==> flow/design.v <==
module axi_stream_insert_header #(
    parameter DATA_WD = 32,
    parameter DATA_BYTE_WD = DATA_WD / 8,
    parameter BYTE_CNT_WD = $clog2(DATA_BYTE_WD)
) (
    input clk,
    input rst_n,
    input valid_in,
    input [DATA_WD-1 : 0] data_in,
    input [DATA_BYTE_WD-1 : 0] keep_in,
    input last_in,
    output ready_in,
    output valid_out,
    output [DATA_WD-1 : 0] data_out,
    output [DATA_BYTE_WD-1 : 0] keep_out,
    output last_out,
    input ready_out,
    input valid_insert,
    input [DATA_WD-1 : 0] header_insert,
    input [DATA_BYTE_WD-1 : 0] keep_insert,
    input [BYTE_CNT_WD : 0] byte_insert_cnt,
    output ready_insert
);
function [BYTE_CNT_WD:0]count_1;
    input [DATA_BYTE_WD-1:0] data_in;
    reg [BYTE_CNT_WD:0]cnt,n;
begin
    cnt=0;
    for (n=0;n<DATA_BYTE_WD; n=n+1) begin
        if(data_in[n])
            cnt = cnt+1'b1; 
            count_1 =cnt;
    end
end
endfunction
localparam IDEL = 4'b0001;
localparam HAEDER_INSERT = 4'b0010;
localparam WAIT = 4'b0100;
localparam IN_OUT = 4'b1000;
reg [3:0] current_state;
reg [3:0] next_state;
reg [BYTE_CNT_WD : 0] byte_insert_cnt_temp;
reg [DATA_BYTE_WD-1 : 0] keep_insert_temp;
reg [DATA_WD-1:0] mem [0:4];
reg [1:0] addr_in;
reg [1:0] addr_out;
reg[4:0] cnt_temp;
reg [DATA_BYTE_WD-1 : 0] keepin_last;
wire [BYTE_CNT_WD:0] keepin_last_count;
wire [4:0] out_cnt ;
reg [2*DATA_WD-1 : 0] data_out_reg;
reg [2*DATA_BYTE_WD-1 : 0] keep_out_reg;
reg last_out_reg;
reg [4:0]cnt_out_temp;
    assign keepin_last_count = count_1(keepin_last); 
    assign ready_in = (current_state == HAEDER_INSERT || current_state==IN_OUT)?1'b1:1'b0;
    assign ready_insert = (current_state == IDEL)?1'b1:1'b0;
    assign valid_out = (current_state == IN_OUT)?1'b1:1'b0;
    assign out_cnt = (keepin_last_count+byte_insert_cnt_temp>DATA_BYTE_WD)?cnt_temp+1'b1:cnt_temp; 
    always @(posedge clk or negedge rst_n) begin
        if(!rst_n)begin
            current_state <= IDEL;
        end else begin
            current_state <= next_state;
        end
    end
    always @(*) begin
        next_state = IDEL;
        case (current_state)
            IDEL:begin
                if(valid_insert && ready_insert) 
                    next_state = HAEDER_INSERT;
                else 
                    next_state = IDEL;     
            end
            HAEDER_INSERT:begin
                if(ready_out && addr_in == 2'd3) 
                    next_state = IN_OUT;
                else if(addr_in == 2'd3)
                    next_state = WAIT; 
                else
                    next_state = HAEDER_INSERT;     
            end
            WAIT:begin
                if(valid_in && ready_out) 
                    next_state = IN_OUT;
                else 
                    next_state = WAIT;     
            end
            IN_OUT:begin
                if(last_out) 
                    next_state = IDEL;
                else 
                    next_state = IN_OUT;     
            end
            default: next_state = IDEL;
        endcase    
    end
    always @(posedge clk or negedge rst_n) begin
        if(!rst_n)begin
            byte_insert_cnt_temp <= 'b0;
            keep_insert_temp <= 'b0;
        end else if(valid_insert && ready_insert) begin
            byte_insert_cnt_temp <= byte_insert_cnt; 
            keep_insert_temp <= keep_insert;
        end else begin
            byte_insert_cnt_temp <= byte_insert_cnt_temp;
            keep_insert_temp <= keep_insert_temp;
        end
    end
    integer k;
    always @(posedge clk or negedge rst_n) begin
        if(!rst_n)begin
            addr_in <= 2'd0;
            cnt_temp <= 5'b0;
            keepin_last <= 'b0; 
            for(k=0;k<=4;k=k+1) 
               mem[k] <= 32'b0;        
        end else if(valid_insert && ready_insert && addr_in==2'd0) begin 
            addr_in <= addr_in + 1'b1;
            mem[addr_in] <= header_insert;
            cnt_temp <= 5'b0;
            keepin_last <= 'b0;
        end else if (valid_in && ready_in && last_in) begin 
            addr_in <= addr_in + 1'b1;
            mem[addr_in] <= data_in;
            cnt_temp <= cnt_temp + 1'b1;
            keepin_last <= keep_in;
        end else if (valid_in && ready_in) begin 
            addr_in <= addr_in + 1'b1;
            mem[addr_in] <= data_in;
            cnt_temp <= cnt_temp + 1'b1;
            keepin_last <= keepin_last;
        end else begin
            addr_in <= addr_in;
            cnt_temp <= cnt_temp;
            keepin_last <= keepin_last;
        end
    end
    always @(posedge clk or negedge rst_n) begin
        if(!rst_n)begin
            data_out_reg <= 'b0;
            keep_out_reg <= 'b0;
            last_out_reg <= 1'b0;
            addr_out <= 'b0;
            cnt_out_temp <= 'b0;
        end else if((current_state==HAEDER_INSERT || current_state==WAIT) && next_state == IN_OUT) begin 
            data_out_reg <= {mem[addr_out],mem[addr_out+1]} << (DATA_BYTE_WD - byte_insert_cnt)*8;
            keep_out_reg <= {DATA_BYTE_WD{1'b1}};
            last_out_reg <= 1'b0;
            addr_out <= addr_out + 1'b1;
            cnt_out_temp <= cnt_out_temp+1'b1;
        end else if (valid_out && ready_out) begin
            data_out_reg <= {mem[addr_out],mem[addr_out+1]} << (DATA_BYTE_WD - byte_insert_cnt)*8; 
            addr_out <= addr_out + 1'b1;
            cnt_out_temp <= cnt_out_temp+1'b1;
            if (cnt_out_temp == out_cnt-1'b1) begin
            last_out_reg <= 1'b1;
            keep_out_reg <= {keep_insert_temp,keepin_last} << (DATA_BYTE_WD - byte_insert_cnt);            
            end else begin                                                                                                                                           
            last_out_reg <= 1'b0;
            keep_out_reg <= {DATA_BYTE_WD{1'b1}};               
            end
        end else begin
            data_out_reg <= data_out_reg;
            keep_out_reg <= keep_out_reg;
            last_out_reg <= 1'b0;
            addr_out <= 'b0;
            cnt_out_temp <= 'b0;
        end
    end
    assign data_out = data_out_reg[2*DATA_WD-1:DATA_WD];
    assign keep_out = (out_cnt == cnt_temp)?keep_out_reg[2*DATA_BYTE_WD-1:DATA_BYTE_WD]:keep_out_reg[DATA_BYTE_WD-1:0];
    assign last_out = last_out_reg;
endmodule
Tool chain data of axi_stream_insert_header
Tool output for the design above, in the order of the flow. Lines are those of the file above, counted from 1. Operators carry their Yosys type and port widths (W data, S select, Z words). Library cell names are shortened. The mark -- stands for no value.

Top module: axi_stream_insert_header. Clock port: clk. Cell library: sky130hd. Timing corner: tt_025C_1v80.

Elaborated design
Source: Yosys, flattened and elaborated. Widths are those after wreduce. Registers that Yosys merges into a memory's read port (data or address) are not register bits. Print and check cells do not count.

The entry for add/subtract/negate cells reads 11. The entry for order comparisons reads 1. Eq/ne operators: 21. Under shift operators stands 3. Muxes and demuxes: 63. Reduce/logical cells: 20.

Operator list (number): $mux W32 (26); $pmux W32 S5 (1); $shl A64 B32 Y64 (2); $pmux W32 S4 (1); $mux W64 (2); $shl A8 B32 Y8 (1); $mux W5 (6); $mux W8 (3); $mux W4 (6); $pmux W4 S4 (1); $mux W3 (4); $mux W2 (6); $add A5 B1 Y5 const B (2); $eq A5 B5 Y1 (2); $add A3 B1 Y3 const B (3); $logic_and A1 B1 Y1 (8); $ne A2 B1 Y1 const B (4); $eq A2 B2 Y1 const B (4); $reduce_and A2 Y1 (4); $eq A4 B4 Y1 const B (2); $mux W1 (7); $eq A3 B2 Y1 const B (2); $sub A5 B1 Y5 const B (1); $add A2 B1 Y2 const B (2); $eq A2 B1 Y1 const B (2); $logic_not A2 Y1 (2); $reduce_bool A2 Y1 (2); $add A3 B3 Y4 (1).

Other operator kinds: 11; their cells: 12.

Bits in registers: 230. Under bits of input ports stands 81. For output and inout port bits the number is 40. Under word-level cells stands 134.

Logic depth
Longest topological path by Yosys (ltp), each cell counted once; first at word level (registers and memories cut), then after technology mapping (sequential cells cut; the memories' decode and read muxes count).

The entry for depth after elaboration reads 15. The figure for ABC_AREA is 0. For gate-level depth with buffers the number is 14. Under gate-level depth less buffers stands 13.

Mapped cells and area
The flow's flattened synthesis, as Yosys stat reports it; memories are mapped. The netlist is that of the ABC_AREA named above (0 if unset); the other value can give another one.

Cell types: dfrtp_1 (number 197, area in all 4.93E+03 um^2); o21ai_0 (number 188, area in all 940.902 um^2); nand2_1 (number 232, area in all 870.835 um^2); a222oi_1 (number 67, area in all 670.643 um^2); mux2i_1 (number 63, area in all 630.605 um^2); clkbuf_1 (number 82, area in all 307.795 um^2); a21oi_1 (number 58, area in all 290.278 um^2); ha_1 (number 20, area in all 250.24 um^2); nor2_1 (number 53, area in all 198.941 um^2); a32o_1 (number 17, area in all 170.163 um^2); mux2_2 (number 14, area in all 157.651 um^2); inv_1 (number 38, area in all 142.637 um^2); a22oi_1 (number 15, area in all 112.608 um^2); a221o_1 (number 11, area in all 110.106 um^2); a221oi_1 (number 12, area in all 105.101 um^2); a22o_1 (number 12, area in all 105.101 um^2); nand3_1 (number 21, area in all 105.101 um^2); xor2_1 (number 10, area in all 87.584 um^2).

Other cell types: 50; their cells: 166.

For standard cells after synthesis the number is 1276. The figure for mapped area is 11400.9 um^2. Under area of sequential cells stands 4956.0 um^2. Under flip-flop cells stands 198. For buffers the number is 105.

Timing after synthesis
Source: OpenSTA report_checks on the synthesized netlist (no wires, ideal clock, input and output delay 20% of the period each), path of least setup slack; recovery checks are left aside. Register names are those of the netlist, which keeps one name where synthesis merged equal registers.

Path type: register to output. From: reg keepin_last[0]. To: out keep_out[0]. For clock period the number is 5500 ps. Under output delay stands 1100 ps. The figure for time at the first pin is 0 ps. Arrival time: 2766 ps. Data required time: 4400 ps. The figure for setup slack is 1634 ps. Path delay: 2766 ps. The entry for stages reads 12. Under buffers on the path stands 0. Synthesis period reached: 3866 ps.

"path delay" is the arrival time less input delay plus setup time. A path that ends at an output port has no setup time. "stages": output pins that drive a net of the path, with the launching flip-flop's if there is one; two outputs of one cell count as two. "synthesis period reached" = period - worst setup slack (recovery checks aside). The figure is calculated, with input and output delays left at 20% of the set period. Between the ends stands the longest chain of elaborated cells between them, by number of cells; it is not shown to be the way that was timed. Of several equally long chains one is given. Each line given opens the expression or statement behind the cell; cells for indexed reads and writes are added by Yosys, which also makes memories of some case tables. A register here has more assigning lines than the two given.

Path through: dfrtp_1 > inv_1 > ha_1 > xor2_1 > ha_1 > mux2_2 > inv_1 > fa_1 > xnor2_1 > a21o_1 > nor2_2 > mux2_2. The figure for cells in the longest elaborated chain is 12. The entry for elaborated cells on any way between the ends reads 12. RTL lines with such cells: 4. Classes of those cells: add/sub: 4; compare: 1; eq/ne: 1; mux: 6.

RTL lines, path after synthesis: start, declared (RTL line 48) `reg [DATA_BYTE_WD-1 : 0] keepin_last;`; start, assigned (RTL line 128) `keepin_last <= keep_in;`; start, assigned (RTL line 133) `keepin_last <= keepin_last;`; $mux W1 (RTL line 30) `if(data_in[n])`; $add A3 B1 Y3 (RTL line 31) `cnt = cnt+1'b1;`; $mux W3 (RTL line 30); $add A3 B1 Y3 (RTL line 31); $mux W3 (RTL line 30); $add A3 B1 Y3 (RTL line 31); $mux W3 (RTL line 30); $add A3 B3 Y4 (RTL line 59) `assign out_cnt = (keepin_last_count+byte_insert_cnt_temp>DATA_BYTE_WD)?cnt_temp+1'b1:cnt_temp;`; $gt A4 B3 Y1 (RTL line 59); $mux W5 (RTL line 59); $eq A5 B5 Y1 (RTL line 173) `assign keep_out = (out_cnt == cnt_temp)?keep_out_reg[2*DATA_BYTE_WD-1:DATA_BYTE_WD]:keep_out_reg[DATA_BYTE_WD- ...`; $mux W4 (RTL line 173); end, declared (RTL line 15) `output [DATA_BYTE_WD-1 : 0] keep_out,`.

Path in the finished layout
From the final timing report of entry A: the path of least setup slack in the routed layout; clock arrival at registers is part of the times. The report prints the path's times to 10 ps; the period is as set.

Path type: register to output. From: reg keepin_last[1]. To: out keep_out[1]. For clock period the number is 6200 ps. Under output delay stands 1240 ps. The figure for time at the first pin is 510 ps. Arrival time: 3390 ps. Data required time: 4960 ps. The figure for setup slack is 1570 ps. The entry for stages reads 14. Under buffers on the path stands 2.

Between the ends stands the longest chain of elaborated cells between them, by number of cells; it is not shown to be the way that was timed. Of several equally long chains one is given. A register here has more assigning lines than the two given.

Path through: dfrtp_2 > inv_1 > ha_4 > xor2_4 > ha_4 > mux2_4 > inv_2 > fa_1 > nand2b_1 > a21o_1 > nor2_4 > buf_6 > mux2_4 > buf_6. The figure for cells in the longest elaborated chain is 10. The entry for elaborated cells on any way between the ends reads 10. RTL lines with such cells: 4. Classes of those cells: add/sub: 3; compare: 1; eq/ne: 1; mux: 5.

RTL lines, path after layout: start, declared (RTL line 48) `reg [DATA_BYTE_WD-1 : 0] keepin_last;`; start, assigned (RTL line 128) `keepin_last <= keep_in;`; start, assigned (RTL line 133) `keepin_last <= keepin_last;`; $mux W3 (RTL line 30) `if(data_in[n])`; $add A3 B1 Y3 (RTL line 31) `cnt = cnt+1'b1;`; $mux W3 (RTL line 30); $add A3 B1 Y3 (RTL line 31); $mux W3 (RTL line 30); $add A3 B3 Y4 (RTL line 59) `assign out_cnt = (keepin_last_count+byte_insert_cnt_temp>DATA_BYTE_WD)?cnt_temp+1'b1:cnt_temp;`; $gt A4 B3 Y1 (RTL line 59); $mux W5 (RTL line 59); $eq A5 B5 Y1 (RTL line 173) `assign keep_out = (out_cnt == cnt_temp)?keep_out_reg[2*DATA_BYTE_WD-1:DATA_BYTE_WD]:keep_out_reg[DATA_BYTE_WD- ...`; $mux W4 (RTL line 173); end, declared (RTL line 15) `output [DATA_BYTE_WD-1 : 0] keep_out,`.

# Flow runs of axi_stream_insert_header

Record of 4 stored runs of the RTL-to-layout flow on axi_stream_insert_header, platform sky130hd. The runs are unordered. Constraints: input delay and output delay 20% of the set period each, output load 0.01 pF. "achieved period": clock period set for the run, less the worst setup slack. It is reckoned from that one timing run; input and output delays stay at 20% of the period that was set. "overall power" is the tool's figure for a default switching activity; nothing was simulated.

Entry A has these settings: CAP_MARGIN 35; CELL_PAD_IN_SITES_DETAIL_PLACEMENT 0; CORE_MARGIN 7; CORE_UTILIZATION 24; CTS_CLUSTER_SIZE 98; GPL_ROUTABILITY_DRIVEN 0; HOLD_SLACK_MARGIN 0.28; MAX_ROUTING_LAYER met4; MIN_ROUTING_LAYER met2; PLACE_DENSITY_LB_ADDON 0.02; SETUP_SLACK_MARGIN 1.72; period_ns 6.2; SLEW_MARGIN 20. For the achieved period the run shows 4,630 ps. For the die footprint the run shows 53,803.1 um^2. The worst setup slack after layout stands at 1,570 ps. The chip area after synthesis (Yosys) comes to 11,400.9 um^2. The post-layout utilization reads 30.2%. The overall power reads 8.551 mW.

Entry B has these settings: ABC_AREA 0; CORE_UTILIZATION 21; PLACE_DENSITY 0.6; SETUP_SLACK_MARGIN 1.02; TNS_END_PERCENT 95; period_ns 5.5; CAP_MARGIN 20; CORE_MARGIN 2; SLEW_MARGIN 20. The chip area after synthesis (Yosys) comes to 11,400.9 um^2. The post-layout utilization reads 26.2%. For the die footprint the run shows 56,169.0 um^2. The worst setup slack after layout stands at 1,064 ps. For the achieved period the run shows 4,436 ps. The overall power reads 8.919 mW.

Entry C has these settings: ABC_AREA 0; CELL_PAD_IN_SITES_GLOBAL_PLACEMENT 3; CORE_UTILIZATION 21; GPL_TIMING_DRIVEN 0; PLACE_DENSITY 0.9; SETUP_SLACK_MARGIN 1.02; TNS_END_PERCENT 95; period_ns 5.5; CAP_MARGIN 20; CORE_MARGIN 2; SLEW_MARGIN 20. The post-layout utilization reads 26.6%. The worst setup slack after layout stands at 1,058 ps. For the achieved period the run shows 4,442 ps. The chip area after synthesis (Yosys) comes to 11,400.9 um^2. The overall power reads 9.376 mW. For the die footprint the run shows 56,169.0 um^2.

Entry D has these settings: CORE_UTILIZATION 40; PLACE_DENSITY 0.6; SETUP_SLACK_MARGIN 0.77; period_ns 5.09; CAP_MARGIN 20; CORE_MARGIN 2; SLEW_MARGIN 20. For the achieved period the run shows 4,373 ps. For the die footprint the run shows 29,868.5 um^2. The chip area after synthesis (Yosys) comes to 11,400.9 um^2. The post-layout utilization reads 49.2%. The overall power reads 9.760 mW. The worst setup slack after layout stands at 717 ps.
